==> flow/design.v <==
`timescale 1ns / 1ps
module processor(clk,rst,ld,kernel,o_img_re,o_img_addr,i_img_data,
                 o_out_we,o_out_addr,o_out_data,o_complete);
input clk,rst,ld;
input [143:0] kernel;
output o_img_re;
output [16:0] o_img_addr;
input [7:0] i_img_data;
output o_out_we;
output [15:0] o_out_addr;
output [7:0] o_out_data;
output o_complete;
wire pc_ctrl_sig;
wire [31:0] new_pc,o_pc,o_instr;
wire [36:0] WB_DATA;
wire wb_en;
wire [2:0] o_ctrl_alu;
wire o_bse,o_rd_ctrl,o_en;
wire [5:0] o_funct;
wire [4:0] o_shift_amt;
wire [31:0] o_a,o_b,o_b_ex,o_se,o_aluout_ex,o_mem_data,o_aluout_mem;
wire [4:0] o_rd,o_rd_ex,o_rd_mem;
wire [2:0] o_ctrl_mux,o_ctrl_mux_ex;
wire complete;
assign o_complete = complete;
IF    instruction_fetch(clk,rst,ld,kernel,new_pc,pc_ctrl_sig,o_pc,o_instr,complete);
ID    instruction_decode(clk,rst,ld,wb_en,WB_DATA[36:32],WB_DATA[31:0],o_pc,o_instr,o_ctrl_alu,o_bse,o_funct,o_shift_amt,o_a,o_b,o_se,o_rd,o_ctrl_mux,new_pc,pc_ctrl_sig);
EX    execute(clk,rst,ld,o_ctrl_alu,o_bse,o_funct,o_shift_amt,o_a,o_b,o_se,o_rd,o_ctrl_mux,o_ctrl_mux_ex,o_aluout_ex,o_b_ex,o_rd_ex);
ME    memory (clk,rst,ld,o_ctrl_mux_ex,o_aluout_ex,o_rd_ex,o_img_re,o_img_addr,i_img_data,o_rd_ctrl,o_en,o_mem_data,o_aluout_mem,o_rd_mem);
MW    mem_write(o_ctrl_mux_ex,o_aluout_ex,o_b_ex,complete,o_out_we,o_out_addr,o_out_data);
WB    wirte_back(o_rd_ctrl,o_en,o_mem_data,o_aluout_mem,o_rd_mem,WB_DATA,wb_en);
endmodule
`timescale 1ns / 1ps
module p_c(clk,rst,ld,run,ppc,npc);
input clk,rst,ld,run;
input [31:0] ppc;
output reg [31:0] npc;
always @(posedge clk) begin
        if(rst | ld)
            npc <= 0;
        else if(run)
            npc <= ppc;
end
endmodule
module IRAM(mul_1,mul_2,mul_3,mul_4,mul_5,mul_6,mul_7,mul_8,mul_9,pc,instr);
input [15:0] mul_1,mul_2,mul_3,mul_4,mul_5,mul_6,mul_7,mul_8,mul_9;
input [31:0] pc;
output reg [31:0] instr;
localparam AAD   = 6'b000001,
           AADI  = 6'b000010,
           MULI  = 6'b000011,
           SUBI  = 6'b000100,
           BEQ   = 6'b000101,
           JUMP  = 6'b000110,
           STORE = 6'b000111,
           LOAD  = 6'b001000,
           NOOP  = 6'b001001;
localparam REG_0  = 5'b00000,
           REG_1  = 5'b00001,
           REG_2  = 5'b00010,
           REG_3  = 5'b00011,
           REG_4  = 5'b00100,
           REG_5  = 5'b00101,
           REG_6  = 5'b00110,
           REG_7  = 5'b00111,
           REG_8  = 5'b01000,
           REG_9  = 5'b01001,
           REG_10 = 5'b01010,
           REG_11 = 5'b01011,
           REG_12 = 5'b01100,
           REG_13 = 5'b01101,
           REG_14 = 5'b01110,
           REG_15 = 5'b01111,
           REG_16 = 5'b10000,
           REG_17 = 5'b10001,
           REG_18 = 5'b10010,
           REG_19 = 5'b10011,
           REG_20 = 5'b10100,
           REG_21 = 5'b10101,
           REG_22 = 5'b10110,
           REG_23 = 5'b10111,
           REG_24 = 5'b11000,
           REG_25 = 5'b11001,
           REG_26 = 5'b11010,
           REG_27 = 5'b11011,
           REG_28 = 5'b11100,
           REG_29 = 5'b11101,
           REG_30 = 5'b11110,
           REG_31 = 5'b11111;
always @(*) begin
            instr = {NOOP,REG_0 ,REG_0 ,16'b0000_0000_0000_0000};
            case (pc[31:2])
                0 : instr = {AADI,REG_0,REG_1,16'b0000_0000_0000_0000};      
                1 : instr = {AADI,REG_0,REG_2,16'b0000_0000_0000_0000};      
                2 : instr = {AADI,REG_0,REG_3,16'b0000_0000_0000_0000};      
                3 : instr = {AADI,REG_0,REG_4,16'b0000_0000_0000_0000};      
                4 : instr = {AADI,REG_0,REG_5,16'b0000_0000_0000_0000};      
                5 : instr = {AADI,REG_0,REG_6,16'b0000_0000_0000_0000};      
                6 : instr = {AADI,REG_0,REG_7,16'b0000_0000_0000_0000};      
                7 : instr = {AADI,REG_0,REG_8,16'b0000_0000_0000_0000};      
                8 : instr = {AADI,REG_0,REG_9,16'b0000_0000_0000_0000};      
                9 : instr = {AADI,REG_0,REG_10,16'b0000_0000_0000_0000};      
               10 : instr = {AADI,REG_0,REG_25,16'b0000_0000_0000_0000};      
               11 : instr = {AADI,REG_0,REG_26,16'b0000_0001_0000_0000};      
               12 : instr = {AADI,REG_0,REG_27,16'b0000_0000_0000_0000};      
               13 : instr = {AADI,REG_0,REG_28,16'b0000_0000_0000_0000};      
               14 : instr = {AADI,REG_0,REG_29,16'b0000_0000_0000_0000};      
               15 : instr = {AADI,REG_0,REG_30,16'b0000_0000_0000_0000};      
               16 : instr = {AADI,REG_0,REG_31,16'b0000_0000_0000_0000};      
               17 : instr = {NOOP,REG_0 ,REG_0 ,16'b0000_0000_0000_0000};      
               18 : instr = {NOOP,REG_0 ,REG_0 ,16'b0000_0000_0000_0000};      
               19 : instr = {NOOP,REG_0 ,REG_0 ,16'b0000_0000_0000_0000};      
               20 : instr = {NOOP,REG_0 ,REG_0 ,16'b0000_0000_0000_0000};      
               21 : instr = {NOOP,REG_0 ,REG_0 ,16'b0000_0000_0000_0000};      
               22 : instr = {MULI,REG_30,REG_29,16'b0000_0001_0000_0010};      
               23 : instr = {NOOP,REG_0 ,REG_0 ,16'b0000_0000_0000_0000};      
               24 : instr = {NOOP,REG_0 ,REG_0 ,16'b0000_0000_0000_0000};      
               25 : instr = {NOOP,REG_0 ,REG_0 ,16'b0000_0000_0000_0000};      
               26 : instr = {NOOP,REG_0 ,REG_0 ,16'b0000_0000_0000_0000};      
               27 : instr = {NOOP,REG_0 ,REG_0 ,16'b0000_0000_0000_0000};      
               28 : instr = {AAD ,REG_29,REG_31,REG_29,5'b00000,6'b000000};    
               29 : instr = {NOOP,REG_0 ,REG_0 ,16'b0000_0000_0000_0000};      
               30 : instr = {NOOP,REG_0 ,REG_0 ,16'b0000_0000_0000_0000};      
               31 : instr = {NOOP,REG_0 ,REG_0 ,16'b0000_0000_0000_0000};      
               32 : instr = {NOOP,REG_0 ,REG_0 ,16'b0000_0000_0000_0000};      
               33 : instr = {NOOP,REG_0 ,REG_0 ,16'b0000_0000_0000_0000};      
               34 : instr = {AADI,REG_29,REG_28,16'b0000_0001_0000_0010};      
               35 : instr = {AADI,REG_29,REG_27,16'b0000_0010_0000_0100};      
               36 : instr = {LOAD,REG_29,REG_1,16'b0000_0000_0000_0000};       
               37 : instr = {LOAD,REG_29,REG_2,16'b0000_0000_0000_0001};       
               38 : instr = {LOAD,REG_29,REG_3,16'b0000_0000_0000_0010};       
               39 : instr = {LOAD,REG_28,REG_4,16'b0000_0000_0000_0000};       
               40 : instr = {LOAD,REG_28,REG_5,16'b0000_0000_0000_0001};       
               41 : instr = {LOAD,REG_28,REG_6,16'b0000_0000_0000_0010};       
               42 : instr = {LOAD,REG_27,REG_7,16'b0000_0000_0000_0000};       
               43 : instr = {LOAD,REG_27,REG_8,16'b0000_0000_0000_0001};       
               44 : instr = {LOAD,REG_27,REG_9,16'b0000_0000_0000_0010};       
               45 : instr = {MULI,REG_1 ,REG_1,mul_1};                         
               46 : instr = {MULI,REG_2 ,REG_2,mul_2};                         
               47 : instr = {MULI,REG_3 ,REG_3,mul_3};                         
               48 : instr = {MULI,REG_4 ,REG_4,mul_4};                         
               49 : instr = {MULI,REG_5 ,REG_5,mul_5};                         
               50 : instr = {MULI,REG_6 ,REG_6,mul_6};                         
               51 : instr = {MULI,REG_7 ,REG_7,mul_7};                         
               52 : instr = {MULI,REG_8 ,REG_8,mul_8};                         
               53 : instr = {MULI,REG_9 ,REG_9,mul_9};                         
               54 : instr = {AAD ,REG_1 ,REG_2 ,REG_2 ,5'b00000,6'b000000};    
               55 : instr = {AAD ,REG_3 ,REG_4 ,REG_4 ,5'b00000,6'b000000};    
               56 : instr = {AAD ,REG_5 ,REG_6 ,REG_6 ,5'b00000,6'b000000};    
               57 : instr = {AAD ,REG_7 ,REG_8 ,REG_8 ,5'b00000,6'b000000};    
               58 : instr = {NOOP,REG_0 ,REG_0 ,16'b0000_0000_0000_0000};      
               59 : instr = {AAD ,REG_2 ,REG_9 ,REG_2 ,5'b00000,6'b000000};    
               60 : instr = {AAD ,REG_4 ,REG_6 ,REG_4 ,5'b00000,6'b000000};    
               61 : instr = {NOOP,REG_0 ,REG_0 ,16'b0000_0000_0000_0000};      
               62 : instr = {NOOP,REG_0 ,REG_0 ,16'b0000_0000_0000_0000};      
               63 : instr = {NOOP,REG_0 ,REG_0 ,16'b0000_0000_0000_0000};      
               64 : instr = {AAD ,REG_2 ,REG_8 ,REG_2 ,5'b00000,6'b000000};    
               65 : instr = {NOOP,REG_0 ,REG_0 ,16'b0000_0000_0000_0000};      
               66 : instr = {NOOP,REG_0 ,REG_0 ,16'b0000_0000_0000_0000};      
               67 : instr = {NOOP,REG_0 ,REG_0 ,16'b0000_0000_0000_0000};      
               68 : instr = {NOOP,REG_0 ,REG_0 ,16'b0000_0000_0000_0000};      
               69 : instr = {AAD ,REG_4 ,REG_2 ,REG_10 ,5'b00000,6'b000000};    
               70 : instr = {AADI ,REG_31 ,REG_31,16'b0000_0000_0000_0001};    
               71 : instr = {NOOP,REG_0 ,REG_0 ,16'b0000_0000_0000_0000};      
               72 : instr = {NOOP,REG_0 ,REG_0 ,16'b0000_0000_0000_0000};      
               73 : instr = {NOOP,REG_0 ,REG_0 ,16'b0000_0000_0000_0000};      
               74 : instr = {STORE,REG_25,REG_10 ,16'b0000_0000_0000_0000};    
               75 : instr = {AADI ,REG_25 ,REG_25,16'b0000_0000_0000_0001};    
               76 : instr = {BEQ  ,REG_31 ,REG_26,16'b0000_0000_0000_0011};    
               77 : instr = {NOOP,REG_0 ,REG_0 ,16'b0000_0000_0000_0000};      
               78 : instr = {NOOP,REG_0 ,REG_0 ,16'b0000_0000_0000_0000};      
               79 : instr = {JUMP , 26'b00_0000_0000_0000_0000_0001_0101};  
               80 : instr = {NOOP,REG_0 ,REG_0 ,16'b0000_0000_0000_0000};      
               81 : instr = {AADI ,REG_0 ,REG_31 ,16'b0000_0000_0000_0000};    
               82 : instr = {AADI ,REG_30 ,REG_30,16'b0000_0000_0000_0001};    
               83 : instr = {NOOP,REG_0 ,REG_0 ,16'b0000_0000_0000_0000};      
               84 : instr = {NOOP,REG_0 ,REG_0 ,16'b0000_0000_0000_0000};      
               85 : instr = {NOOP,REG_0 ,REG_0 ,16'b0000_0000_0000_0000};      
               86 : instr = {NOOP,REG_0 ,REG_0 ,16'b0000_0000_0000_0000};      
               87 : instr = {BEQ  ,REG_30 ,REG_26,16'b0000_0000_0000_0011};    
               88 : instr = {NOOP,REG_0 ,REG_0 ,16'b0000_0000_0000_0000};      
               89 : instr = {JUMP , 26'b00_0000_0000_0000_0000_0001_0101};  
               90 : instr = {NOOP,REG_0 ,REG_0 ,16'b0000_0000_0000_0000};      
               91 : instr = {NOOP,REG_0 ,REG_0 ,16'b0000_0000_0000_0000};      
               default : instr = {NOOP,REG_0 ,REG_0 ,16'b0000_0000_0000_0000};
            endcase
end
endmodule
module inc_pc(ppc,npc);
input  [31:0] ppc;
output [31:0] npc;
assign npc = ppc + 4;
endmodule
module if_mux(c_sig,inc_pc,jump_addr,pc);
input c_sig;
input [31:0] inc_pc;
input [31:0] jump_addr;
output reg [31:0] pc;
always @(*) begin
       case(c_sig)
             0 : pc = inc_pc;
             1 : pc = jump_addr;
             default : pc = inc_pc;
       endcase
end
endmodule
module IF(clk,rst,ld,kernel,new_pc,pc_ctrl_sig,o_pc,o_instr,comp);
input clk,rst,ld;
input [143:0] kernel;
input [31:0] new_pc;
input pc_ctrl_sig;
output reg [31:0] o_pc,o_instr;
output comp;
localparam NOOP_INSTR = {6'b001001,26'b0};
wire [31:0] ppc,npc,incre_pc;
wire [31:0] instr;
reg complete;
reg run;
reg [15:0] k1,k2,k3,k4,k5,k6,k7,k8,k9;
assign comp = complete;
always @(posedge clk) begin
      if(ld) begin
          k1 <= kernel[15:0];
          k2 <= kernel[31:16];
          k3 <= kernel[47:32];
          k4 <= kernel[63:48];
          k5 <= kernel[79:64];
          k6 <= kernel[95:80];
          k7 <= kernel[111:96];
          k8 <= kernel[127:112];
          k9 <= kernel[143:128];
      end
end
wire at_end = (npc[31:2] == 92);
always @(posedge clk) begin
      if(rst) begin
          run <= 0;
          complete <= 0;
      end
      else if(ld) begin
          run <= 1;
          complete <= 0;
      end
      else if(run & at_end) begin
          run <= 0;
          complete <= 1;
      end
end
p_c    pc(clk,rst,ld,run & ~at_end,ppc,npc);
IRAM   iram(k1,k2,k3,k4,k5,k6,k7,k8,k9,npc,instr);
inc_pc increment_pc(npc,incre_pc);
if_mux IF_mucx(pc_ctrl_sig,incre_pc,new_pc,ppc);
always @(posedge clk) begin
      if(rst | ld) begin
          o_pc <= 0;
          o_instr <= NOOP_INSTR;
      end
      else begin
          o_pc <= incre_pc;
          o_instr <= (run & ~at_end) ? instr : NOOP_INSTR;
      end
end
endmodule
`timescale 1ns / 1ps
module control_unit(opcode,c_sig);
input [5:0] opcode;
output reg [10:0]c_sig;
always @(*) begin
       case(opcode)
           1 : c_sig = 11'b0_0_0_0_0_000_0_0_1;  
           2 : c_sig = 11'b0_1_0_0_1_001_0_0_1;  
           3 : c_sig = 11'b0_1_0_0_1_010_0_0_1;  
           4 : c_sig = 11'b0_1_0_0_1_011_0_0_1;  
           5 : c_sig = 11'b1_0_1_0_0_111_0_0_0;  
           6 : c_sig = 11'b1_0_0_1_0_111_0_0_0;  
           7 : c_sig = 11'b0_1_0_0_1_001_0_1_0;  
           8 : c_sig = 11'b0_1_0_0_1_001_1_0_1;  
           default : c_sig = 11'b0_0_0_0_0_111_0_0_0;  
       endcase
end
endmodule
module sign_extend(in_1,out);
input [15:0] in_1;
output reg [31:0] out;
wire s_bit = in_1[15];
always @(*) begin
       out = {s_bit,{16{1'b0}},in_1[14:0]};
end
endmodule
module branch_npc_add(in_1,in_2,out);
input [31:0] in_1,in_2;
output reg [31:0] out;
always @(*) begin
     if(in_1[31] == in_2[31]) begin
           out[30:0] =   in_1[30:0] + in_2[30:0];
           out[31] = in_1[31];
     end
     else begin
          if(in_1[30:0] > in_2[30:0]) begin
                out[30:0] =   in_1[30:0] - in_2[30:0];
                out[31] = in_1[31];
          end
          else begin
                out[30:0] =   in_2[30:0] - in_1[30:0];
                out[31] = in_2[31];
          end
     end
end
endmodule
module regbank(clk,rs,rt,we,rd,i_data,a,b,comp_sig);
input clk;
input [4:0] rs,rt,rd;
input we;
input [31:0] i_data;
output reg [31:0] a,b;
output comp_sig;
reg [31:0] regs [0:31];
function exists;
input [4:0] n;
begin
      exists = (n >= 1 && n <= 10) || (n >= 25);
end
endfunction
always @(posedge clk) begin
      if(we && exists(rd))
            regs[rd] <= i_data;
end
always @(*) begin
      if(!exists(rs))
            a = 0;
      else if(we && rd == rs)
            a = i_data;
      else
            a = regs[rs];
      if(!exists(rt))
            b = 0;
      else if(we && rd == rt)
            b = i_data;
      else
            b = regs[rt];
end
assign comp_sig = (a == b);
endmodule
module ID(clk,rst,ld,i_we,i_rd,wb,i_pc,i_instr,o_ctrl_alu,o_bse,o_funct,o_shift_amt,o_a,o_b,o_se,o_rd,o_ctrl_mux,new_pc,pc_ctrl_sig);
input clk,rst,ld;
input i_we;
input [4:0]  i_rd;
input [31:0] wb;
input [31:0] i_pc,i_instr;
output reg [2:0] o_ctrl_alu;
output reg o_bse;
output reg [5:0] o_funct;
output reg [4:0] o_shift_amt;
output reg [31:0] o_a,o_b,o_se;
output reg [4:0] o_rd;
output reg [2:0] o_ctrl_mux;
output [31:0] new_pc;
output pc_ctrl_sig;
wire [10:0] c_sig;
wire [31:0] a,b,se,npc_se,npc_branch;
wire [4:0] rd;
wire comp_sig;
control_unit      cu(i_instr[31:26],c_sig);
regbank           reg_bank(clk,i_instr[25:21],i_instr[20:16],i_we,i_rd,wb,a,b,comp_sig);
sign_extend       sig_ext(i_instr[15:0],se);
assign rd = c_sig[9] ?  i_instr[20:16] : i_instr[15:11];
branch_npc_add bna({i_instr[15],{14{1'b0}},i_instr[14:0],2'b00},i_pc[31:0],npc_se);
assign npc_branch = (c_sig[8]&comp_sig) ? npc_se : i_pc[31:0];
assign new_pc = c_sig[7] ? {i_pc[31:28],i_instr[25:0],2'b00} : npc_branch;
assign pc_ctrl_sig = c_sig[10];
always @(posedge clk) begin
    o_ctrl_alu <= c_sig[5:3];
    o_bse <= c_sig[6];
    o_funct <= i_instr[5:0];
    o_shift_amt <= i_instr[10:6];
    o_a <= a;
    o_b <= b;
    o_se <= se;
    o_rd <= rd;
    if(rst | ld)
        o_ctrl_mux <= 3'b000;
    else
        o_ctrl_mux <= {c_sig[2],c_sig[1],c_sig[0]};
end
endmodule
`timescale 1ns / 1ps
module ctrl_alu(c_sig,i_func,i_shift_amt,func,shift_amt);
input [2:0]c_sig;
input [5:0] i_func;
input [4:0] i_shift_amt;
output reg [5:0] func;
output reg [4:0] shift_amt;
always @(*) begin
     shift_amt = i_shift_amt;
     case(c_sig)
          0 : func = i_func;       
          1 : func = 6'b0;         
          2 : func = 6'b000011;    
          3 : func = 6'b000001;    
          default : func = 6'b0;
     endcase
end
endmodule
module alu(func,shiftamt,a,b,o_data);
input [5:0] func;
input [4:0] shiftamt;
input [31:0] a,b;
output reg [31:0] o_data;
always @(*) begin
              o_data = 0;
              case(func)
                   0 : begin
                        if(a[31] == b[31]) begin
                             o_data[30:0] =   a[30:0] + b[30:0];
                             o_data[31] = a[31];
                        end
                       else begin
                            if(a[30:0] > b[30:0]) begin
                                  o_data[30:0] =   a[30:0] - b[30:0];
                                  o_data[31] =     a[31];
                            end
                       else begin
                                  o_data[30:0] =   b[30:0] - a[30:0];
                                  o_data[31] = b[31];
                       end
                  end
                   end
                   1 : o_data = a - b;
                   3 : begin
                         o_data[31]  = a[31]^b[31];
                         o_data[30:0]= a[30:0] * b[30:0];
                   end
                   4 : o_data = b >> shiftamt;
                   5 : o_data = b << shiftamt;
                   6 : o_data = a >> shiftamt;
                   7 : o_data = a << shiftamt;
                   default : o_data = 0;
              endcase
end
endmodule
module EX(clk,rst,ld,i_c_sig,i_bse,i_funct,i_shift_amt,i_a,i_b,i_se,i_rd,i_ctrl_mux,o_ctrl_mux,o_aluout,o_b,o_rd);
input clk,rst,ld;
input [2:0] i_c_sig;
input i_bse;
input [5:0] i_funct;
input [4:0] i_shift_amt;
input [31:0] i_a,i_b,i_se;
input [4:0] i_rd;
input [2:0] i_ctrl_mux;
output reg [2:0]  o_ctrl_mux;
output reg [31:0] o_aluout,o_b;
output reg [4:0]  o_rd;
wire [5:0] func;
wire [4:0] shift_amt;
wire [31:0] b_se,aluout;
ctrl_alu control_alu(i_c_sig,i_funct,i_shift_amt,func,shift_amt);
alu      ALU(func,shift_amt,i_a,b_se,aluout);
assign b_se = i_bse ? i_se : i_b;
always @(posedge clk) begin
      o_aluout   <= aluout;
      o_b        <= i_b;
      o_rd       <= i_rd;
      if(rst | ld)
            o_ctrl_mux <= 3'b000;
      else
            o_ctrl_mux <= i_ctrl_mux;
end
endmodule
`timescale 1ns / 1ps
module ME(clk,rst,ld,i_ctrl_mux_ex,i_aluout_ex,i_rd_ex,o_img_re,o_img_addr,i_img_data,o_rd_ctrl,o_en,o_mem_data,o_aluout_mem,o_rd_mem);
input clk,rst,ld;
input [2:0]  i_ctrl_mux_ex;
input [31:0] i_aluout_ex;
input [4:0]  i_rd_ex;
output o_img_re;
output [16:0] o_img_addr;
input [7:0] i_img_data;
output reg o_rd_ctrl,o_en;
output reg [31:0] o_mem_data,o_aluout_mem;
output reg [4:0] o_rd_mem;
assign o_img_re   = (i_ctrl_mux_ex[2:1] == 2);
assign o_img_addr = i_aluout_ex[16:0];
always @(posedge clk) begin
       o_rd_ctrl <= i_ctrl_mux_ex[2];
       if(rst | ld)
             o_en <= 1'b0;
       else
             o_en <= i_ctrl_mux_ex[0];
       o_mem_data <= {24'b0,i_img_data};
       o_aluout_mem <= i_aluout_ex;
       o_rd_mem <= i_rd_ex;
end
endmodule
module MW(i_ctrl_mux_ex,i_aluout_ex,i_b_ex,complete,o_we,o_addr,o_data);
input [2:0]  i_ctrl_mux_ex;
input [31:0] i_aluout_ex,i_b_ex;
input complete;
output o_we;
output [15:0] o_addr;
output reg [7:0] o_data;
assign o_we   = (i_ctrl_mux_ex[2:1] == 1) & ~complete;
assign o_addr = i_aluout_ex[15:0];
always @(*) begin
          if(i_b_ex[31] == 1)
              o_data = 8'b00000000;
          else if(i_b_ex >= 255)
              o_data = 8'b11111111;
          else
              o_data = i_b_ex[7:0];
end
endmodule
`timescale 1ns / 1ps
module WB(i_rd_ctrl,i_en,i_mem_data,i_aluout_mem,i_rd_mem,WB_DATA,o_we);
input i_rd_ctrl,i_en;
input [31:0] i_mem_data,i_aluout_mem;
input [4:0] i_rd_mem;
output [36:0] WB_DATA;
output o_we;
wire [31:0] data = i_rd_ctrl ? i_mem_data : i_aluout_mem;
assign WB_DATA = {i_rd_mem,data};
assign o_we = i_en;
endmodule
Wiki page: processor / tool data

Reports on processor
Tool output for the design above before and after an edit, in the order of the flow.
Lines under "before" count in the file above, lines under "after" in the edited file.
"delta" is "after" less "before", of the values as shown; "rel_change_pct" is that difference over "before", in percent.
{"block": "inputs", "top": "processor", "clock": "clk", "lib": "sky130hd", "pvt_corner": "tt_025C_1v80"}

Edit of the RTL
The edit as a unified diff against the file above.
A script made this edit; it was not meant as an optimisation.
begin of diff
@@ -426,5 +426,5 @@
                   end
                    end
-                   1 : o_data = a - b;
+                   1 : o_data = a ^ b;
                    3 : begin
                          o_data[31]  = a[31]^b[31];
end of diff

Word level
Source: Yosys, flattened and elaborated, memories not mapped. Widths are those after wreduce. Print and check cells do not count. Equal cells are merged and count once.
Memory sizes are those after Yosys's memory passes, which may raise the word count (mostly to a power of two), join words into wider ones and drop unused or constant bits.
{"block": "op_classes", "element": "n_addsub", "before": 8, "after": 7, "delta": -1, "rel_change_pct": -12.50}
{"block": "op_classes", "element": "multipliers", "before": 1, "after": 1, "delta": 0, "rel_change_pct": 0.00}
{"block": "op_classes", "element": "n_div", "before": 0, "after": 0, "delta": 0}
{"block": "op_classes", "element": "compare", "before": 12, "after": 12, "delta": 0, "rel_change_pct": 0.00}
{"block": "op_classes", "element": "n_eq", "before": 71, "after": 71, "delta": 0, "rel_change_pct": 0.00}
{"block": "op_classes", "element": "shifts", "before": 4, "after": 4, "delta": 0, "rel_change_pct": 0.00}
{"block": "op_classes", "element": "muxes", "before": 33, "after": 33, "delta": 0, "rel_change_pct": 0.00}
{"block": "op_classes", "element": "logic", "before": 11, "after": 12, "delta": 1, "rel_change_pct": 9.09}
{"block": "op_classes", "element": "reduce_logical", "before": 19, "after": 19, "delta": 0, "rel_change_pct": 0.00}
{"block": "ops", "cell": "subtractor 32 bit", "before": 1, "after": 0, "delta": -1, "rel_change_pct": -100.00}
{"block": "ops", "cell": "XOR 32 bit", "before": 0, "after": 1, "delta": 1}
Operator kinds equal on both sides are left out: 55.
{"block": "bits", "element": "register_bits", "before": 464, "after": 464, "delta": 0, "rel_change_pct": 0.00}
{"block": "bits", "element": "latchBits", "before": 0, "after": 0, "delta": 0}
{"block": "bits", "element": "mem_bits_rw", "before": 1024, "after": 1024, "delta": 0, "rel_change_pct": 0.00}
{"block": "bits", "element": "romBits", "before": 176, "after": 176, "delta": 0, "rel_change_pct": 0.00}
{"block": "bits", "element": "clocked_rd_ports_x_width", "before": 75, "after": 75, "delta": 0, "rel_change_pct": 0.00}
{"block": "bits", "element": "mem_count", "before": 2, "after": 2, "delta": 0, "rel_change_pct": 0.00}
{"block": "bits", "element": "inputBits", "before": 155, "after": 155, "delta": 0, "rel_change_pct": 0.00}
{"block": "bits", "element": "out_inout_bits", "before": 44, "after": 44, "delta": 0, "rel_change_pct": 0.00}
{"block": "bits", "element": "word_cells", "before": 193, "after": 193, "delta": 0, "rel_change_pct": 0.00}
{"block": "mem_list", "element": "mem_shapes", "before": "instruction_decode.reg_bank.regs 32 x 32 bit 2R1W; 16 x 11 bit 1R0W", "after": "instruction_decode.reg_bank.regs 32 x 32 bit 2R1W; 16 x 11 bit 1R0W"}

Depth
Longest topological path by Yosys (ltp), each cell counted once; first at word level (registers and memories cut), then after technology mapping (sequential cells cut; the memories' decode and read muxes count).
{"block": "logic_depth", "element": "word_depth", "before": 9, "after": 9, "delta": 0, "rel_change_pct": 0.00}
{"block": "logic_depth", "element": "ABC_AREA", "before": "0", "after": "0"}
{"block": "logic_depth", "element": "mapped_depth", "before": 30, "after": 35, "delta": 5, "rel_change_pct": 16.67}
{"block": "logic_depth", "element": "mapped_depth_nobuf", "before": 27, "after": 30, "delta": 3, "rel_change_pct": 11.11}

After synthesis
The flow's flattened synthesis, as Yosys stat reports it; memories are mapped. The netlist is that of the ABC_AREA named above (0 if unset); the other value can give another one.
{"block": "mapped", "element": "cell_count", "before": 7279, "after": 7385, "delta": 106, "rel_change_pct": 1.46}
{"block": "mapped", "element": "synth_area_um2", "before": 89285.6, "after": 89777.4, "delta": 491.8, "rel_change_pct": 0.55}
{"block": "mapped", "element": "seqArea_um2", "before": 40619.0, "after": 40979.3, "delta": 360.3, "rel_change_pct": 0.89}
{"block": "mapped", "element": "flip_flops", "before": 1457, "after": 1469, "delta": 12, "rel_change_pct": 0.82}
{"block": "mapped", "element": "buffers", "before": 507, "after": 520, "delta": 13, "rel_change_pct": 2.56}
{"block": "by_type", "cell": "sky130_fd_sc_hd__mux2i_1", "before": 366, "after": 437, "delta": 71, "rel_change_pct": 19.40}
{"block": "by_type", "cell": "sky130_fd_sc_hd__mux4_2", "before": 457, "after": 403, "delta": -54, "rel_change_pct": -11.82}
{"block": "by_type", "cell": "sky130_fd_sc_hd__nand3_1", "before": 90, "after": 119, "delta": 29, "rel_change_pct": 32.22}
{"block": "by_type", "cell": "sky130_fd_sc_hd__mux2_2", "before": 43, "after": 72, "delta": 29, "rel_change_pct": 67.44}
{"block": "by_type", "cell": "sky130_fd_sc_hd__buf_6", "before": 17, "after": 43, "delta": 26, "rel_change_pct": 152.94}
{"block": "by_type", "cell": "sky130_fd_sc_hd__a21oi_1", "before": 286, "after": 310, "delta": 24, "rel_change_pct": 8.39}
{"block": "by_type", "cell": "sky130_fd_sc_hd__xnor2_1", "before": 161, "after": 138, "delta": -23, "rel_change_pct": -14.29}
{"block": "by_type", "cell": "sky130_fd_sc_hd__nor2_1", "before": 591, "after": 613, "delta": 22, "rel_change_pct": 3.72}
{"block": "by_type", "cell": "sky130_fd_sc_hd__inv_1", "before": 492, "after": 511, "delta": 19, "rel_change_pct": 3.86}
{"block": "by_type", "cell": "sky130_fd_sc_hd__nand2b_1", "before": 34, "after": 53, "delta": 19, "rel_change_pct": 55.88}
{"block": "by_type", "cell": "sky130_fd_sc_hd__a22oi_1", "before": 103, "after": 86, "delta": -17, "rel_change_pct": -16.50}
{"block": "by_type", "cell": "sky130_fd_sc_hd__nor2b_1", "before": 97, "after": 80, "delta": -17, "rel_change_pct": -17.53}
{"block": "by_type", "cell": "sky130_fd_sc_hd__buf_1", "before": 53, "after": 37, "delta": -16, "rel_change_pct": -30.19}
{"block": "by_type", "cell": "sky130_fd_sc_hd__edfxtp_1", "before": 1144, "after": 1156, "delta": 12, "rel_change_pct": 1.05}
{"block": "by_type", "cell": "sky130_fd_sc_hd__nand2_1", "before": 546, "after": 558, "delta": 12, "rel_change_pct": 2.20}
{"block": "by_type", "cell": "sky130_fd_sc_hd__o21bai_1", "before": 40, "after": 29, "delta": -11, "rel_change_pct": -27.50}
{"block": "by_type", "cell": "sky130_fd_sc_hd__o22ai_1", "before": 98, "after": 88, "delta": -10, "rel_change_pct": -10.20}
{"block": "by_type", "cell": "sky130_fd_sc_hd__buf_2", "before": 67, "after": 77, "delta": 10, "rel_change_pct": 14.93}
Cell types equal on both sides are left out: 15.
The list need not be complete.
By module: a second synthesis without flattening, with its own total; a netlist apart from the flattened one above.
{"block": "unflattened", "element": "cells_unflattened", "before": 7813, "after": 7789, "delta": -24, "rel_change_pct": -0.31}
{"block": "unflattened", "element": "hier_area_um2", "before": 95689.3, "after": 95507.8, "delta": -181.5, "rel_change_pct": -0.19}
Rows give one instance, submodules left out.
{"block": "by_module_before", "module": "regbank", "n_inst": 1, "cells": 2539, "area_um2": 47789.6, "mod_seq_area_um2": 30749.5}
{"block": "by_module_before", "module": "alu", "n_inst": 1, "cells": 2963, "area_um2": 23545.1, "mod_seq_area_um2": 0.0}
{"block": "by_module_before", "module": "IF", "n_inst": 1, "cells": 300, "area_um2": 6238.5, "mod_seq_area_um2": 5645.4}
{"block": "by_module_before", "module": "branch_npc_add", "n_inst": 1, "cells": 762, "area_um2": 5084.9, "mod_seq_area_um2": 0.0}
{"block": "by_module_before", "module": "ID", "n_inst": 1, "cells": 263, "area_um2": 3453.3, "mod_seq_area_um2": 2382.3}
{"block": "by_module_before", "module": "IRAM", "n_inst": 1, "cells": 393, "area_um2": 2537.4, "mod_seq_area_um2": 0.0}
{"block": "by_module_before", "module": "EX", "n_inst": 1, "cells": 111, "area_um2": 2008.2, "mod_seq_area_um2": 1441.4}
{"block": "by_module_before", "module": "ME", "n_inst": 1, "cells": 91, "area_um2": 1271.2, "mod_seq_area_um2": 940.9}
{"block": "by_module_before", "module": "p_c", "n_inst": 1, "cells": 105, "area_um2": 1156.1, "mod_seq_area_um2": 640.6}
{"block": "by_module_before", "module": "WB", "n_inst": 1, "cells": 42, "area_um2": 589.3, "mod_seq_area_um2": 0.0}
{"block": "by_module_before", "module": "inc_pc", "n_inst": 1, "cells": 83, "area_um2": 580.6, "mod_seq_area_um2": 0.0}
{"block": "by_module_before", "module": "if_mux", "n_inst": 1, "cells": 36, "area_um2": 544.3, "mod_seq_area_um2": 0.0}
{"block": "by_module_before", "module": "MW", "n_inst": 1, "cells": 45, "area_um2": 305.3, "mod_seq_area_um2": 0.0}
{"block": "by_module_before", "module": "control_unit", "n_inst": 1, "cells": 32, "area_um2": 245.2, "mod_seq_area_um2": 0.0}
before: Modules not listed: 3.
{"block": "by_module_after", "module": "regbank", "n_inst": 1, "cells": 2539, "area_um2": 47789.6, "mod_seq_area_um2": 30749.5}
{"block": "by_module_after", "module": "alu", "n_inst": 1, "cells": 2939, "area_um2": 23363.7, "mod_seq_area_um2": 0.0}
{"block": "by_module_after", "module": "IF", "n_inst": 1, "cells": 300, "area_um2": 6238.5, "mod_seq_area_um2": 5645.4}
{"block": "by_module_after", "module": "branch_npc_add", "n_inst": 1, "cells": 762, "area_um2": 5084.9, "mod_seq_area_um2": 0.0}
{"block": "by_module_after", "module": "ID", "n_inst": 1, "cells": 263, "area_um2": 3453.3, "mod_seq_area_um2": 2382.3}
{"block": "by_module_after", "module": "IRAM", "n_inst": 1, "cells": 393, "area_um2": 2537.4, "mod_seq_area_um2": 0.0}
{"block": "by_module_after", "module": "EX", "n_inst": 1, "cells": 111, "area_um2": 2008.2, "mod_seq_area_um2": 1441.4}
{"block": "by_module_after", "module": "ME", "n_inst": 1, "cells": 91, "area_um2": 1271.2, "mod_seq_area_um2": 940.9}
{"block": "by_module_after", "module": "p_c", "n_inst": 1, "cells": 105, "area_um2": 1156.1, "mod_seq_area_um2": 640.6}
{"block": "by_module_after", "module": "WB", "n_inst": 1, "cells": 42, "area_um2": 589.3, "mod_seq_area_um2": 0.0}
{"block": "by_module_after", "module": "inc_pc", "n_inst": 1, "cells": 83, "area_um2": 580.6, "mod_seq_area_um2": 0.0}
{"block": "by_module_after", "module": "if_mux", "n_inst": 1, "cells": 36, "area_um2": 544.3, "mod_seq_area_um2": 0.0}
{"block": "by_module_after", "module": "MW", "n_inst": 1, "cells": 45, "area_um2": 305.3, "mod_seq_area_um2": 0.0}
{"block": "by_module_after", "module": "control_unit", "n_inst": 1, "cells": 32, "area_um2": 245.2, "mod_seq_area_um2": 0.0}
after: Modules not listed: 3.

Path before layout
Source: OpenSTA report_checks on the synthesized netlist (no wires, ideal clock, input and output delay 20% of the period each), path of least setup slack; recovery checks are left aside. Register names are those of the netlist, which keeps one name where synthesis merged equal registers.
{"block": "synth_timing", "element": "kind", "before": "flip-flop to flip-flop", "after": "flip-flop to flip-flop"}
{"block": "synth_timing", "element": "startpoint", "before": "reg instruction_decode.o_bse", "after": "reg instruction_decode.o_bse"}
{"block": "synth_timing", "element": "endpoint", "before": "reg execute.o_aluout[30]", "after": "reg execute.o_aluout[30]"}
{"block": "synth_timing", "element": "period_ns", "before": 11.0, "after": 11.0, "delta": 0.0, "rel_change_pct": 0.00}
{"block": "synth_timing", "element": "setup_ns", "before": 0.141, "after": 0.079, "delta": -0.062}
{"block": "synth_timing", "element": "launch_ns", "before": 0.000, "after": 0.000, "delta": 0.000}
{"block": "synth_timing", "element": "arrival_time_ns", "before": 7.657, "after": 8.385, "delta": 0.728, "rel_change_pct": 9.51}
{"block": "synth_timing", "element": "t_required_ns", "before": 10.859, "after": 10.921, "delta": 0.062, "rel_change_pct": 0.57}
{"block": "synth_timing", "element": "path_slack_ns", "before": 3.202, "after": 2.536, "delta": -0.666}
{"block": "synth_timing", "element": "delay_ns", "before": 7.798, "after": 8.464, "delta": 0.666, "rel_change_pct": 8.54}
{"block": "synth_timing", "element": "stages", "before": 30, "after": 35, "delta": 5, "rel_change_pct": 16.67}
{"block": "synth_timing", "element": "n_path_buf", "before": 3, "after": 5, "delta": 2, "rel_change_pct": 66.67}
{"block": "synth_timing", "element": "period_less_setup_slack_ns", "before": 7.798, "after": 8.464, "delta": 0.666, "rel_change_pct": 8.54}
"delay_ns" is the arrival time less input delay plus setup time.
"stages": output pins that drive a net of the path, with the launching flip-flop's if there is one; two outputs of one cell count as two.
"period_less_setup_slack_ns" is the clock period less the worst setup slack; recovery checks do not enter. This is arithmetic on one report: input and output delays are still those of the set period (20% each).
The rows between start and end are the longest chain of elaborated cells between them; the timing report does not say that the signal goes this way. Where chains are equally long, one stands for them.
Each line given opens the expression or statement behind the cell; cells for indexed reads and writes are added by Yosys, which also makes memories of some case tables.
{"block": "synth_via_before", "path_cell_list": "sky130_fd_sc_hd__dfxtp_1 > sky130_fd_sc_hd__buf_1 > sky130_fd_sc_hd__mux2_2 > sky130_fd_sc_hd__clkbuf_1 > sky130_fd_sc_hd__buf_1 > sky130_fd_sc_hd__ha_1 > sky130_fd_sc_hd__inv_1 > sky130_fd_sc_hd__fa_1 > sky130_fd_sc_hd__inv_1 > sky130_fd_sc_hd__fa_1 > sky130_fd_sc_hd__fa_1 > sky130_fd_sc_hd__inv_1 > sky130_fd_sc_hd__fa_1 > sky130_fd_sc_hd__inv_1 > sky130_fd_sc_hd__fa_1 > sky130_fd_sc_hd__inv_1 > sky130_fd_sc_hd__fa_1 > sky130_fd_sc_hd__inv_1 > sky130_fd_sc_hd__fa_1 > sky130_fd_sc_hd__fa_1 > sky130_fd_sc_hd__ha_1 > sky130_fd_sc_hd__a21o_1 > sky130_fd_sc_hd__a21o_1 > sky130_fd_sc_hd__a21oi_1 > sky130_fd_sc_hd__nor3b_1 > sky130_fd_sc_hd__a211oi_1 > sky130_fd_sc_hd__nand2b_1 > sky130_fd_sc_hd__a221oi_1 > sky130_fd_sc_hd__xnor2_1 > sky130_fd_sc_hd__o221ai_1", "elab_chain_len": 5, "cells_between": 13, "lines_between": 11, "classes_between": "add/sub (4); mul (1); compare (1); eq/ne (1); shift (2); mux (4)"}
{"block": "synth_rtl_before", "element": "from (decl)", "line_no": 351, "rtl": "output reg o_bse;"}
{"block": "synth_rtl_before", "element": "from (assign)", "line_no": 373, "rtl": "o_bse <= c_sig[6];"}
{"block": "synth_rtl_before", "element": "two-way mux 32 bit", "line_no": 458, "rtl": "assign b_se = i_bse ? i_se : i_b;"}
{"block": "synth_rtl_before", "element": "subtractor 31 bit", "line_no": 423, "rtl": "o_data[30:0] =   b[30:0] - a[30:0];"}
{"block": "synth_rtl_before", "element": "two-way mux 31 bit", "line_no": 418, "rtl": "if(a[30:0] > b[30:0]) begin"}
{"block": "synth_rtl_before", "element": "two-way mux 31 bit", "line_no": 413, "rtl": "if(a[31] == b[31]) begin"}
{"block": "synth_rtl_before", "element": "case mux 31 bit (select 7 bit)", "line_no": 411, "rtl": "case(func)"}
{"block": "synth_rtl_before", "element": "to (assign)", "line_no": 460, "rtl": "o_aluout   <= aluout;"}
{"block": "synth_rtl_before", "element": "to (decl)", "line_no": 451, "rtl": "output reg [31:0] o_aluout,o_b;"}
{"block": "synth_via_after", "path_cell_list": "sky130_fd_sc_hd__dfxtp_1 > sky130_fd_sc_hd__clkbuf_1 > sky130_fd_sc_hd__clkbuf_1 > sky130_fd_sc_hd__clkbuf_1 > sky130_fd_sc_hd__mux2_2 > sky130_fd_sc_hd__clkbuf_1 > sky130_fd_sc_hd__buf_1 > sky130_fd_sc_hd__ha_1 > sky130_fd_sc_hd__inv_1 > sky130_fd_sc_hd__fa_1 > sky130_fd_sc_hd__inv_1 > sky130_fd_sc_hd__fa_1 > sky130_fd_sc_hd__fa_1 > sky130_fd_sc_hd__inv_1 > sky130_fd_sc_hd__fa_1 > sky130_fd_sc_hd__inv_1 > sky130_fd_sc_hd__fa_1 > sky130_fd_sc_hd__inv_1 > sky130_fd_sc_hd__fa_1 > sky130_fd_sc_hd__inv_1 > sky130_fd_sc_hd__fa_1 > sky130_fd_sc_hd__fa_1 > sky130_fd_sc_hd__ha_1 > sky130_fd_sc_hd__a21o_1 > sky130_fd_sc_hd__a21o_1 > sky130_fd_sc_hd__a21o_1 > sky130_fd_sc_hd__a21o_1 > sky130_fd_sc_hd__a21o_1 > sky130_fd_sc_hd__a41oi_1 > sky130_fd_sc_hd__o21ai_0 > sky130_fd_sc_hd__nor4_1 > sky130_fd_sc_hd__nor3_1 > sky130_fd_sc_hd__nor4_1 > sky130_fd_sc_hd__a41oi_1 > sky130_fd_sc_hd__o211ai_1", "elab_chain_len": 5, "cells_between": 13, "lines_between": 11, "classes_between": "add/sub (3); mul (1); compare (1); eq/ne (1); shift (2); mux (4); logic (1)"}
{"block": "synth_rtl_after", "element": "from (decl)", "line_no": 351, "rtl": "output reg o_bse;"}
{"block": "synth_rtl_after", "element": "from (assign)", "line_no": 373, "rtl": "o_bse <= c_sig[6];"}
{"block": "synth_rtl_after", "element": "two-way mux 32 bit", "line_no": 458, "rtl": "assign b_se = i_bse ? i_se : i_b;"}
{"block": "synth_rtl_after", "element": "subtractor 31 bit", "line_no": 423, "rtl": "o_data[30:0] =   b[30:0] - a[30:0];"}
{"block": "synth_rtl_after", "element": "two-way mux 31 bit", "line_no": 418, "rtl": "if(a[30:0] > b[30:0]) begin"}
{"block": "synth_rtl_after", "element": "two-way mux 31 bit", "line_no": 413, "rtl": "if(a[31] == b[31]) begin"}
{"block": "synth_rtl_after", "element": "case mux 31 bit (select 7 bit)", "line_no": 411, "rtl": "case(func)"}
{"block": "synth_rtl_after", "element": "to (assign)", "line_no": 460, "rtl": "o_aluout   <= aluout;"}
{"block": "synth_rtl_after", "element": "to (decl)", "line_no": 451, "rtl": "output reg [31:0] o_aluout,o_b;"}

Path in the finished layout
From the final timing report of the runs of set A: the path of least setup slack in the routed layout; clock arrival at registers is part of the times.
{"block": "layout_timing", "element": "kind", "before": "flip-flop to flip-flop", "after": "flip-flop to flip-flop"}
{"block": "layout_timing", "element": "startpoint", "before": "reg instruction_decode.o_bse", "after": "reg instruction_decode.o_bse"}
{"block": "layout_timing", "element": "endpoint", "before": "reg execute.o_aluout[30]", "after": "reg execute.o_aluout[29]"}
{"block": "layout_timing", "element": "period_ns", "before": 9.18, "after": 9.18, "delta": 0.00, "rel_change_pct": 0.00}
{"block": "layout_timing", "element": "setup_ns", "before": 0.17, "after": 0.14, "delta": -0.03}
{"block": "layout_timing", "element": "launch_ns", "before": 0.80, "after": 0.83, "delta": 0.03, "rel_change_pct": 3.75}
{"block": "layout_timing", "element": "arrival_time_ns", "before": 9.31, "after": 9.21, "delta": -0.10, "rel_change_pct": -1.07}
{"block": "layout_timing", "element": "t_required_ns", "before": 9.80, "after": 9.84, "delta": 0.04, "rel_change_pct": 0.41}
{"block": "layout_timing", "element": "path_slack_ns", "before": 0.49, "after": 0.63, "delta": 0.14}
{"block": "layout_timing", "element": "stages", "before": 28, "after": 29, "delta": 1, "rel_change_pct": 3.57}
{"block": "layout_timing", "element": "n_path_buf", "before": 3, "after": 2, "delta": -1, "rel_change_pct": -33.33}
The rows between start and end are the longest chain of elaborated cells between them; the timing report does not say that the signal goes this way. Where chains are equally long, one stands for them.
{"block": "layout_via_before", "path_cell_list": "sky130_fd_sc_hd__dfxtp_2 > sky130_fd_sc_hd__buf_4 > sky130_fd_sc_hd__mux2i_2 > sky130_fd_sc_hd__buf_4 > sky130_fd_sc_hd__clkinv_1 > sky130_fd_sc_hd__ha_1 > sky130_fd_sc_hd__fa_1 > sky130_fd_sc_hd__inv_1 > sky130_fd_sc_hd__fa_1 > sky130_fd_sc_hd__inv_1 > sky130_fd_sc_hd__fa_1 > sky130_fd_sc_hd__inv_1 > sky130_fd_sc_hd__fa_1 > sky130_fd_sc_hd__inv_1 > sky130_fd_sc_hd__fa_1 > sky130_fd_sc_hd__fa_1 > sky130_fd_sc_hd__fa_1 > sky130_fd_sc_hd__fa_1 > sky130_fd_sc_hd__ha_1 > sky130_fd_sc_hd__nand2_1 > sky130_fd_sc_hd__nor2_1 > sky130_fd_sc_hd__o21ai_0 > sky130_fd_sc_hd__buf_4 > sky130_fd_sc_hd__a211oi_1 > sky130_fd_sc_hd__nand2b_1 > sky130_fd_sc_hd__a221oi_1 > sky130_fd_sc_hd__xnor2_1 > sky130_fd_sc_hd__o221ai_1", "elab_chain_len": 5, "cells_between": 13, "lines_between": 11, "classes_between": "add/sub (4); mul (1); compare (1); eq/ne (1); shift (2); mux (4)"}
{"block": "layout_rtl_before", "element": "from (decl)", "line_no": 351, "rtl": "output reg o_bse;"}
{"block": "layout_rtl_before", "element": "from (assign)", "line_no": 373, "rtl": "o_bse <= c_sig[6];"}
{"block": "layout_rtl_before", "element": "two-way mux 32 bit", "line_no": 458, "rtl": "assign b_se = i_bse ? i_se : i_b;"}
{"block": "layout_rtl_before", "element": "subtractor 31 bit", "line_no": 423, "rtl": "o_data[30:0] =   b[30:0] - a[30:0];"}
{"block": "layout_rtl_before", "element": "two-way mux 31 bit", "line_no": 418, "rtl": "if(a[30:0] > b[30:0]) begin"}
{"block": "layout_rtl_before", "element": "two-way mux 31 bit", "line_no": 413, "rtl": "if(a[31] == b[31]) begin"}
{"block": "layout_rtl_before", "element": "case mux 31 bit (select 7 bit)", "line_no": 411, "rtl": "case(func)"}
{"block": "layout_rtl_before", "element": "to (assign)", "line_no": 460, "rtl": "o_aluout   <= aluout;"}
{"block": "layout_rtl_before", "element": "to (decl)", "line_no": 451, "rtl": "output reg [31:0] o_aluout,o_b;"}
{"block": "layout_via_after", "path_cell_list": "sky130_fd_sc_hd__dfxtp_2 > sky130_fd_sc_hd__buf_4 > sky130_fd_sc_hd__mux2i_2 > sky130_fd_sc_hd__buf_4 > sky130_fd_sc_hd__nor2_1 > sky130_fd_sc_hd__fa_1 > sky130_fd_sc_hd__fa_1 > sky130_fd_sc_hd__inv_1 > sky130_fd_sc_hd__fa_1 > sky130_fd_sc_hd__inv_1 > sky130_fd_sc_hd__fa_1 > sky130_fd_sc_hd__ha_1 > sky130_fd_sc_hd__ha_1 > sky130_fd_sc_hd__fa_1 > sky130_fd_sc_hd__fa_1 > sky130_fd_sc_hd__ha_1 > sky130_fd_sc_hd__a21oi_1 > sky130_fd_sc_hd__o21bai_1 > sky130_fd_sc_hd__a21oi_1 > sky130_fd_sc_hd__o21ai_0 > sky130_fd_sc_hd__a21oi_1 > sky130_fd_sc_hd__a21oi_1 > sky130_fd_sc_hd__or4b_2 > sky130_fd_sc_hd__o2111ai_1 > sky130_fd_sc_hd__a21oi_1 > sky130_fd_sc_hd__nand3_1 > sky130_fd_sc_hd__nor3b_1 > sky130_fd_sc_hd__a31oi_1 > sky130_fd_sc_hd__o221ai_1", "elab_chain_len": 5, "cells_between": 13, "lines_between": 11, "classes_between": "add/sub (3); mul (1); compare (1); eq/ne (1); shift (2); mux (4); logic (1)"}
{"block": "layout_rtl_after", "element": "from (decl)", "line_no": 351, "rtl": "output reg o_bse;"}
{"block": "layout_rtl_after", "element": "from (assign)", "line_no": 373, "rtl": "o_bse <= c_sig[6];"}
{"block": "layout_rtl_after", "element": "two-way mux 32 bit", "line_no": 458, "rtl": "assign b_se = i_bse ? i_se : i_b;"}
{"block": "layout_rtl_after", "element": "subtractor 31 bit", "line_no": 423, "rtl": "o_data[30:0] =   b[30:0] - a[30:0];"}
{"block": "layout_rtl_after", "element": "two-way mux 31 bit", "line_no": 418, "rtl": "if(a[30:0] > b[30:0]) begin"}
{"block": "layout_rtl_after", "element": "two-way mux 31 bit", "line_no": 413, "rtl": "if(a[31] == b[31]) begin"}
{"block": "layout_rtl_after", "element": "case mux 31 bit (select 7 bit)", "line_no": 411, "rtl": "case(func)"}
{"block": "layout_rtl_after", "element": "to (assign)", "line_no": 460, "rtl": "o_aluout   <= aluout;"}
{"block": "layout_rtl_after", "element": "to (decl)", "line_no": 451, "rtl": "output reg [31:0] o_aluout,o_b;"}

Measured runs
Both versions went through the flow (Yosys, OpenROAD) with the same settings in each pair. Constraints: input delay and output delay 20% of the set period each, output load 0.01 pF.
{"block": "settings_set_A", "CORE_UTILIZATION": 40, "period_ns": 9.18, "CAP_MARGIN": 20, "CORE_MARGIN": 2, "SLEW_MARGIN": 20}
{"block": "measured_set_A", "element": "synth_area_um2", "before": 89285.6, "after": 89777.4, "delta": 491.8, "rel_change_pct": 0.55}
{"block": "measured_set_A", "element": "final_die_area_um2", "before": 227009.0, "after": 228250.0, "delta": 1241.0, "rel_change_pct": 0.55}
{"block": "measured_set_A", "element": "post_route_util_pct", "before": 45.9, "after": 45.9, "delta": 0.0}
{"block": "measured_set_A", "element": "setup_worst_slack_ns", "before": 0.495, "after": 0.629, "delta": 0.134}
{"block": "measured_set_A", "element": "tns_setup_ns", "before": 0.000, "after": 0.000, "delta": 0.000}
{"block": "measured_set_A", "element": "worst_hold_slack_ns", "before": 0.322, "after": 0.324, "delta": 0.002}
{"block": "settings_set_B", "CAP_MARGIN": 35, "CELL_PAD_IN_SITES_DETAIL_PLACEMENT": 1, "CELL_PAD_IN_SITES_GLOBAL_PLACEMENT": 3, "CORE_MARGIN": 10, "CORE_UTILIZATION": 23, "CTS_CLUSTER_DIAMETER": 306, "CTS_CLUSTER_SIZE": 98, "GPL_ROUTABILITY_DRIVEN": 1, "PLACE_DENSITY": 0.9, "SETUP_SLACK_MARGIN": 0.11, "period_ns": 16.5, "SLEW_MARGIN": 20}
{"block": "measured_set_B", "element": "synth_area_um2", "before": 89285.6, "after": 89777.4, "delta": 491.8, "rel_change_pct": 0.55}
{"block": "measured_set_B", "element": "final_die_area_um2", "before": 413520.0, "after": 415728.0, "delta": 2208.0, "rel_change_pct": 0.53}
{"block": "measured_set_B", "element": "post_route_util_pct", "before": 25.9, "after": 25.8, "delta": -0.1}
{"block": "measured_set_B", "element": "setup_worst_slack_ns", "before": 7.213, "after": 7.090, "delta": -0.123}
{"block": "measured_set_B", "element": "tns_setup_ns", "before": 0.000, "after": 0.000, "delta": 0.000}
{"block": "measured_set_B", "element": "worst_hold_slack_ns", "before": 0.334, "after": 0.267, "delta": -0.067}
